==> flow/design.v <==
module axi_stream_insert_header #(
    parameter DATA_WD = 32,
    parameter DATA_BYTE_WD = DATA_WD / 8,
    parameter BYTE_CNT_WD = $clog2(DATA_BYTE_WD)
) (
    input clk,
    input rst_n,
    input valid_in,
    input [DATA_WD-1 : 0] data_in,
    input [DATA_BYTE_WD-1 : 0] keep_in,
    input last_in,
    output ready_in,
    output valid_out,
    output [DATA_WD-1 : 0] data_out,
    output [DATA_BYTE_WD-1 : 0] keep_out,
    output last_out,
    input ready_out,
    input valid_insert,
    input [DATA_WD-1 : 0] header_insert,
    input [DATA_BYTE_WD-1 : 0] keep_insert,
    input [BYTE_CNT_WD : 0] byte_insert_cnt,
    output ready_insert
);
function [BYTE_CNT_WD:0]count_1;
    input [DATA_BYTE_WD-1:0] data_in;
    reg [BYTE_CNT_WD:0]cnt,n;
begin
    cnt=0;
    for (n=0;n<DATA_BYTE_WD; n=n+1) begin
        if(data_in[n])
            cnt = cnt+1'b1; 
            count_1 =cnt;
    end
end
endfunction
localparam IDEL = 4'b0001;
localparam HAEDER_INSERT = 4'b0010;
localparam WAIT = 4'b0100;
localparam IN_OUT = 4'b1000;
reg [3:0] current_state;
reg [3:0] next_state;
reg [BYTE_CNT_WD : 0] byte_insert_cnt_temp;
reg [DATA_BYTE_WD-1 : 0] keep_insert_temp;
reg [DATA_WD-1:0] mem [0:4];
reg [1:0] addr_in;
reg [1:0] addr_out;
reg[4:0] cnt_temp;
reg [DATA_BYTE_WD-1 : 0] keepin_last;
wire [BYTE_CNT_WD:0] keepin_last_count;
wire [4:0] out_cnt ;
reg [2*DATA_WD-1 : 0] data_out_reg;
reg [2*DATA_BYTE_WD-1 : 0] keep_out_reg;
reg last_out_reg;
reg [4:0]cnt_out_temp;
    assign keepin_last_count = count_1(keepin_last); 
    assign ready_in = (current_state == HAEDER_INSERT || current_state==IN_OUT)?1'b1:1'b0;
    assign ready_insert = (current_state == IDEL)?1'b1:1'b0;
    assign valid_out = (current_state == IN_OUT)?1'b1:1'b0;
    assign out_cnt = (keepin_last_count+byte_insert_cnt_temp>DATA_BYTE_WD)?cnt_temp+1'b1:cnt_temp; 
    always @(posedge clk or negedge rst_n) begin
        if(!rst_n)begin
            current_state <= IDEL;
        end else begin
            current_state <= next_state;
        end
    end
    always @(*) begin
        next_state = IDEL;
        case (current_state)
            IDEL:begin
                if(valid_insert && ready_insert) 
                    next_state = HAEDER_INSERT;
                else 
                    next_state = IDEL;     
            end
            HAEDER_INSERT:begin
                if(ready_out && addr_in == 2'd3) 
                    next_state = IN_OUT;
                else if(addr_in == 2'd3)
                    next_state = WAIT; 
                else
                    next_state = HAEDER_INSERT;     
            end
            WAIT:begin
                if(valid_in && ready_out) 
                    next_state = IN_OUT;
                else 
                    next_state = WAIT;     
            end
            IN_OUT:begin
                if(last_out) 
                    next_state = IDEL;
                else 
                    next_state = IN_OUT;     
            end
            default: next_state = IDEL;
        endcase    
    end
    always @(posedge clk or negedge rst_n) begin
        if(!rst_n)begin
            byte_insert_cnt_temp <= 'b0;
            keep_insert_temp <= 'b0;
        end else if(valid_insert && ready_insert) begin
            byte_insert_cnt_temp <= byte_insert_cnt; 
            keep_insert_temp <= keep_insert;
        end else begin
            byte_insert_cnt_temp <= byte_insert_cnt_temp;
            keep_insert_temp <= keep_insert_temp;
        end
    end
    integer k;
    always @(posedge clk or negedge rst_n) begin
        if(!rst_n)begin
            addr_in <= 2'd0;
            cnt_temp <= 5'b0;
            keepin_last <= 'b0; 
            for(k=0;k<=4;k=k+1) 
               mem[k] <= 32'b0;        
        end else if(valid_insert && ready_insert && addr_in==2'd0) begin 
            addr_in <= addr_in + 1'b1;
            mem[addr_in] <= header_insert;
            cnt_temp <= 5'b0;
            keepin_last <= 'b0;
        end else if (valid_in && ready_in && last_in) begin 
            addr_in <= addr_in + 1'b1;
            mem[addr_in] <= data_in;
            cnt_temp <= cnt_temp + 1'b1;
            keepin_last <= keep_in;
        end else if (valid_in && ready_in) begin 
            addr_in <= addr_in + 1'b1;
            mem[addr_in] <= data_in;
            cnt_temp <= cnt_temp + 1'b1;
            keepin_last <= keepin_last;
        end else begin
            addr_in <= addr_in;
            cnt_temp <= cnt_temp;
            keepin_last <= keepin_last;
        end
    end
    always @(posedge clk or negedge rst_n) begin
        if(!rst_n)begin
            data_out_reg <= 'b0;
            keep_out_reg <= 'b0;
            last_out_reg <= 1'b0;
            addr_out <= 'b0;
            cnt_out_temp <= 'b0;
        end else if((current_state==HAEDER_INSERT || current_state==WAIT) && next_state == IN_OUT) begin 
            data_out_reg <= {mem[addr_out],mem[addr_out+1]} << (DATA_BYTE_WD - byte_insert_cnt)*8;
            keep_out_reg <= {DATA_BYTE_WD{1'b1}};
            last_out_reg <= 1'b0;
            addr_out <= addr_out + 1'b1;
            cnt_out_temp <= cnt_out_temp+1'b1;
        end else if (valid_out && ready_out) begin
            data_out_reg <= {mem[addr_out],mem[addr_out+1]} << (DATA_BYTE_WD - byte_insert_cnt)*8; 
            addr_out <= addr_out + 1'b1;
            cnt_out_temp <= cnt_out_temp+1'b1;
            if (cnt_out_temp == out_cnt-1'b1) begin
            last_out_reg <= 1'b1;
            keep_out_reg <= {keep_insert_temp,keepin_last} << (DATA_BYTE_WD - byte_insert_cnt);            
            end else begin                                                                                                                                           
            last_out_reg <= 1'b0;
            keep_out_reg <= {DATA_BYTE_WD{1'b1}};               
            end
        end else begin
            data_out_reg <= data_out_reg;
            keep_out_reg <= keep_out_reg;
            last_out_reg <= 1'b0;
            addr_out <= 'b0;
            cnt_out_temp <= 'b0;
        end
    end
    assign data_out = data_out_reg[2*DATA_WD-1:DATA_WD];
    assign keep_out = (out_cnt == cnt_temp)?keep_out_reg[2*DATA_BYTE_WD-1:DATA_BYTE_WD]:keep_out_reg[DATA_BYTE_WD-1:0];
    assign last_out = last_out_reg;
endmodule
From RTL to reports: axi_stream_insert_header
Tool output for the design above before and after an edit, in the order of the flow.
Lines under "original" count in the file above, lines under "edited" in the edited file.
"change" is "edited" less "original", of the values as shown; "rel. change" is that difference over "original", in percent.
Operators: Yosys type, input widths -> output width; for muxes data width and select width s.
Cell names lack the library's common part.
A cell with -- has no value.

design
  top = axi_stream_insert_header
  clock = clk
  library = sky130hd
  corner = tt_025C_1v80

Diff
Unified diff, file above to edited file.
A script made this edit. It changes what the design does and was not meant as an optimisation.

begin of diff
@@ -57,5 +57,5 @@
     assign ready_insert = (current_state == IDEL)?1'b1:1'b0;
     assign valid_out = (current_state == IN_OUT)?1'b1:1'b0;
-    assign out_cnt = (keepin_last_count+byte_insert_cnt_temp>DATA_BYTE_WD)?cnt_temp+1'b1:cnt_temp; 
+    assign out_cnt = cnt_temp; 
     always @(posedge clk or negedge rst_n) begin
         if(!rst_n)begin
end of diff

Elaborated design
Counts by Yosys on the flattened word-level netlist (proc, flatten, opt, wreduce). Print and check cells are left out.

storage and ports
  item                         original  edited  change  rel. change (%)
  input port bits              81        81      0       0.00
  elaborated cells             134       121     -13     -9.70
  flip-flop bits (word level)  230       227     -3      -1.30
  output and inout bits        40        40      0       0.00

cells by class
  item                              original  edited  change  rel. change (%)
  $add $sub $neg                    11        7       -4      -36.36
  magnitude comparators             1         0       -1      -100.00
  eq/ne operators                   21        20      -1      -4.76
  muxes and demuxes                 63        57      -6      -9.52
  reductions and logical operators  20        20      0       0.00
  shift-type cells                  3         3       0       0.00

operators with widths
  cell                 original  edited  change  rel. change (%)
  $mux 3               4         1       -3      -75.00
  $add 3x1->3 const B  3         0       -3      -100.00
  $mux 1               7         6       -1      -14.29
  $mux 4               6         5       -1      -16.67
  $mux 5               6         5       -1      -16.67
  $eq 5x5->1           2         1       -1      -50.00
  $add 3x3->4          1         0       -1      -100.00
  $gt 4x3->1 const B   1         0       -1      -100.00

Unchanged operator kinds not shown: 31.

Depth
Yosys ltp: most cells in a row. Word level: on the elaborated netlist, between registers, memories and ports. Mapped: between sequential cells and ports; inverters and the memories' decode and read muxes count.

logic depth
  item                          original  edited  change  rel. change (%)
  depth after elaboration       15        11      -4      -26.67
  ABC_AREA                      0         0       --      --
  depth in mapped cells         14        11      -3      -21.43
  mapped depth without buffers  13        7       -6      -46.15

After synthesis
The flow's flattened synthesis, as Yosys stat reports it; memories are mapped. The netlist is that of the ABC_AREA named above (0 if unset); the other value can give another one.

mapped netlist
  item                   original  edited    change  rel. change (%)
  cell count             1,276     1,112     -164    -12.85
  flip-flops             198       191       -7      -3.54
  buffers                105       92        -13     -12.38
  mapped area (um2)      11,400.9  10,617.7  -783.2  -6.87
  sequential area (um2)  4,956.0   4,780.8   -175.2  -3.54

cells by type
  cell type  original  edited  change  rel. change (%)
  nand2_1    232       179     -53     -22.84
  o21ai_0    188       143     -45     -23.94
  nor2_1     53        25      -28     -52.83
  a21oi_1    58        37      -21     -36.21
  mux2i_1    63        83      +20     +31.75
  o22ai_1    4         18      +14     +350.00
  clkbuf_1   82        70      -12     -14.63
  a22o_1     12        0       -12     -100.00
  a21boi_0   11        0       -11     -100.00
  nand3_1    21        11      -10     -47.62
  a32o_1     17        27      +10     +58.82
  a22oi_1    15        23      +8      +53.33
  a221oi_1   12        4       -8      -66.67
  dfrtp_1    197       190     -7      -3.55
  o31ai_1    7         0       -7      -100.00
  a32oi_1    4         11      +7      +175.00
  nor3_1     11        5       -6      -54.55
  ha_1       20        15      -5      -25.00

Unchanged cell types not shown: 4.
The list need not be complete.

Path before layout
Path of least setup slack by OpenSTA after synthesis, without wires, with an ideal clock, recovery checks aside; 20% of the period is set as input and as output delay. Where synthesis merged equal registers, the netlist keeps one of their names.

path after synthesis
  item                               original            edited                 change  rel. change (%)
  path kind                          register -> output  input -> register      --      --
  start point                        reg keepin_last[0]  in byte_insert_cnt[0]  --      --
  end point                          out keep_out[0]     reg data_out_reg[40]   --      --
  arrival time (ps)                  2,766               3,439                  +673    +24.33
  data required time (ps)            4,400               5,378                  +978    +22.23
  driving pins on the path           12                  10                     -2      -16.67
  path delay (ps)                    2,766               2,461                  -305    -11.03
  input delay (ps)                   --                  1,100                  --      --
  setup time (ps)                    --                  122                    --      --
  period (ps)                        5,500               5,500                  0       0.00
  launch time at the first pin (ps)  0                   1,100                  +1,100  --
  external output delay (ps)         1,100               --                     --      --
  path buffers                       0                   5                      +5      --
  setup slack (ps)                   1,634               1,940                  +306    --
  synthesis period reached (ps)      3,866               3,560                  -306    -7.92

"path delay" = arrival - input delay + setup time.
A path that ends at an output port has no setup time.
"driving pins on the path" counts driving pins, that of a launching flip-flop among them; a cell with two outputs on the path counts twice.
"synthesis period reached" is the clock period less the worst setup slack; recovery checks do not enter. This is arithmetic on one report: input and output delays are still those of the set period (20% each).
Between the ends stands the longest chain of elaborated cells between them, by number of cells; it is not shown to be the way that was timed. Of several equally long chains one is given.
Each line given opens the expression or statement behind the cell; cells for indexed reads and writes are added by Yosys, which also makes memories of some case tables.
A register here has more assigning lines than the two given.

between the ends, after synthesis, original
  cell sequence = dfrtp_1 > inv_1 > ha_1 > xor2_1 > ha_1 > mux2_2 > inv_1 > fa_1 > xnor2_1 > a21o_1 > nor2_2 > mux2_2
  length of the longest elaborated chain = 12
  elaborated cells between the ends (all ways) = 12
  RTL lines with such cells = 4
  classes of those cells = add/sub: 4; compare: 1; eq/ne: 1; mux: 6

ends and longest elaborated chain, after synthesis, original
  item                line  RTL
  start: declaration  48    reg [DATA_BYTE_WD-1 : 0] keepin_last;
  start: assignment   128   keepin_last <= keep_in;
  start: assignment   133   keepin_last <= keepin_last;
  $mux 1              30    if(data_in[n])
  $add 3x1->3         31    cnt = cnt+1'b1;
  $mux 3              30
  $add 3x1->3         31
  $mux 3              30
  $add 3x1->3         31
  $mux 3              30
  $add 3x3->4         59    assign out_cnt = (keepin_last_count+byte_insert_cnt_temp>DATA_BYTE_WD)?cnt_temp+1'b1:cnt_temp;
  $gt 4x3->1          59
  $mux 5              59
  $eq 5x5->1          173   assign keep_out = (out_cnt == cnt_temp)?keep_out_reg[2*DATA_BYTE_WD-1:DATA_BYTE_WD]:keep_out_reg[DATA_BYTE_WD- ...
  $mux 4              173
  end: declaration    15    output [DATA_BYTE_WD-1 : 0] keep_out,

between the ends, after synthesis, edited
  cell sequence = buf_1 > inv_1 > clkbuf_1 > ha_1 > clkbuf_1 > xor2_1 > clkbuf_1 > clkbuf_1 > o221ai_1 > a32o_1
  length of the longest elaborated chain = 4
  elaborated cells between the ends (all ways) = 5
  classes of those cells = add/sub: 1; shift: 2; mux: 2

ends and longest elaborated chain, after synthesis, edited
  item                line  RTL
  start: declaration  21    input [BYTE_CNT_WD : 0] byte_insert_cnt,
  $sub 3x3->4         154   data_out_reg <= {mem[addr_out],mem[addr_out+1]} << (DATA_BYTE_WD - byte_insert_cnt)*8;
  $shl 64x32->64      154
  $mux 64             153   end else if (valid_out && ready_out) begin
  $mux 64             147   end else if((current_state==HAEDER_INSERT || current_state==WAIT) && next_state == IN_OUT) begin
  end: assignment     148   data_out_reg <= {mem[addr_out],mem[addr_out+1]} << (DATA_BYTE_WD - byte_insert_cnt)*8;
  end: assignment     154
  end: declaration    51    reg [2*DATA_WD-1 : 0] data_out_reg;

Worst path after layout
Path of least setup slack in the final report of each run of pair A (OpenROAD, finished layout, wires in). Where an end is a register, its clock arrival counts in the times.
The path's times are printed in steps of 10 ps; the period is the one set.

path post-layout
  item                               original            edited                 change  rel. change (%)
  path kind                          register -> output  input -> register      --      --
  start point                        reg keepin_last[1]  in byte_insert_cnt[0]  --      --
  end point                          out keep_out[1]     reg data_out_reg[47]   --      --
  launch time at the first pin (ps)  440                 1,020                  +580    +131.82
  setup slack (ps)                   230                 1,330                  +1,100  --
  data required time (ps)            4,070               5,410                  +1,340  +32.92
  external output delay (ps)         1,020               --                     --      --
  path buffers                       1                   1                      0       0.00
  period (ps)                        5,090               5,090                  0       0.00
  arrival time (ps)                  3,840               4,080                  +240    +6.25
  driving pins on the path           13                  7                      -6      -46.15
  input delay (ps)                   --                  1,020                  --      --
  setup time (ps)                    --                  110                    --      --

Between the ends stands the longest chain of elaborated cells between them, by number of cells; it is not shown to be the way that was timed. Of several equally long chains one is given.
A register here has more assigning lines than the two given.

between the ends, post-layout, original
  cell sequence = dfrtp_1 > inv_1 > ha_1 > xor2_1 > xor2_1 > ha_1 > inv_1 > fa_1 > xnor2_1 > a21o_1 > nor2_4 > mux2_2 > clkdlybuf4s50_1
  length of the longest elaborated chain = 10
  elaborated cells between the ends (all ways) = 10
  RTL lines with such cells = 4
  classes of those cells = add/sub: 3; compare: 1; eq/ne: 1; mux: 5

ends and longest elaborated chain, post-layout, original
  item                line  RTL
  start: declaration  48    reg [DATA_BYTE_WD-1 : 0] keepin_last;
  start: assignment   128   keepin_last <= keep_in;
  start: assignment   133   keepin_last <= keepin_last;
  $mux 3              30    if(data_in[n])
  $add 3x1->3         31    cnt = cnt+1'b1;
  $mux 3              30
  $add 3x1->3         31
  $mux 3              30
  $add 3x3->4         59    assign out_cnt = (keepin_last_count+byte_insert_cnt_temp>DATA_BYTE_WD)?cnt_temp+1'b1:cnt_temp;
  $gt 4x3->1          59
  $mux 5              59
  $eq 5x5->1          173   assign keep_out = (out_cnt == cnt_temp)?keep_out_reg[2*DATA_BYTE_WD-1:DATA_BYTE_WD]:keep_out_reg[DATA_BYTE_WD- ...
  $mux 4              173
  end: declaration    15    output [DATA_BYTE_WD-1 : 0] keep_out,

between the ends, post-layout, edited
  cell sequence = clkdlybuf4s50_1 > inv_1 > ha_1 > xor2_1 > a21oi_1 > and2_1 > a32o_1
  length of the longest elaborated chain = 4
  elaborated cells between the ends (all ways) = 5
  classes of those cells = add/sub: 1; shift: 2; mux: 2

ends and longest elaborated chain, post-layout, edited
  item                line  RTL
  start: declaration  21    input [BYTE_CNT_WD : 0] byte_insert_cnt,
  $sub 3x3->4         154   data_out_reg <= {mem[addr_out],mem[addr_out+1]} << (DATA_BYTE_WD - byte_insert_cnt)*8;
  $shl 64x32->64      154
  $mux 64             153   end else if (valid_out && ready_out) begin
  $mux 64             147   end else if((current_state==HAEDER_INSERT || current_state==WAIT) && next_state == IN_OUT) begin
  end: assignment     148   data_out_reg <= {mem[addr_out],mem[addr_out+1]} << (DATA_BYTE_WD - byte_insert_cnt)*8;
  end: assignment     154
  end: declaration    51    reg [2*DATA_WD-1 : 0] data_out_reg;

Flow runs
Runs of the flow (Yosys, OpenROAD) on both versions; the two runs of a pair have the same settings. The constraints put input and output delay at 20% of the set period each and load the outputs with 0.01 pF.

flow settings, pair A
  CORE_UTILIZATION = 40
  PLACE_DENSITY = 0.6
  period_ns = 5.09
  CAP_MARGIN = 20
  CORE_MARGIN = 2
  SLEW_MARGIN = 20

results, pair A
  item                                       original  edited    change    rel. change (%)
  area of the die (um2)                      29,868.5  27,864.0  -2,004.5  -6.71
  clock period reached (ps)                  4,857     3,758     -1,099    -22.63
  utilization after layout                   0.486     0.485     -0.001    --
  setup slack of the worst path (ps)         233       1,332     +1,099    --
  chip area in the Yosys report (um2)        11,400.9  10,617.7  -783.2    -6.87
  total negative slack on setup checks (ps)  0         0         0         --
  overall power (mW)                         9.183     7.841     -1.342    -14.61
  standard-cell area after layout (um2)      13,588.0  12,628.4  -959.6    -7.06
  worst hold slack in the final report (ps)  477       481       +4        --

flow settings, pair B
  CELL_PAD_IN_SITES_GLOBAL_PLACEMENT = 2
  CORE_ASPECT_RATIO = 1.6
  CORE_UTILIZATION = 24
  CTS_CLUSTER_DIAMETER = 164
  CTS_CLUSTER_SIZE = 21
  GPL_ROUTABILITY_DRIVEN = 0
  PLACE_DENSITY_LB_ADDON = 0.2
  SETUP_SLACK_MARGIN = 0.77
  period_ns = 3.25
  CAP_MARGIN = 20
  CORE_MARGIN = 2
  SLEW_MARGIN = 20

results, pair B
  item                                       original  edited    change    rel. change (%)
  area of the die (um2)                      49,310.7  45,986.3  -3,324.4  -6.74
  clock period reached (ps)                  3,975     2,724     -1,251    -31.47
  utilization after layout                   0.357     0.33      -0.027    --
  setup slack of the worst path (ps)         -725      526       +1,251    --
  chip area in the Yosys report (um2)        11,400.9  10,617.7  -783.2    -6.87
  total negative slack on setup checks (ps)  -6,511    0         +6,511    --
  overall power (mW)                         19.392    14.691    -4.701    -24.24
  standard-cell area after layout (um2)      16,842.4  14,420.1  -2,422.3  -14.38

"clock period reached" is the run's clock period less its worst setup slack. It is reckoned from that one timing run; input and output delays stay at 20% of the period that was set.
"overall power" rests on the timing tool's default activity at the inputs, not on a simulated workload.
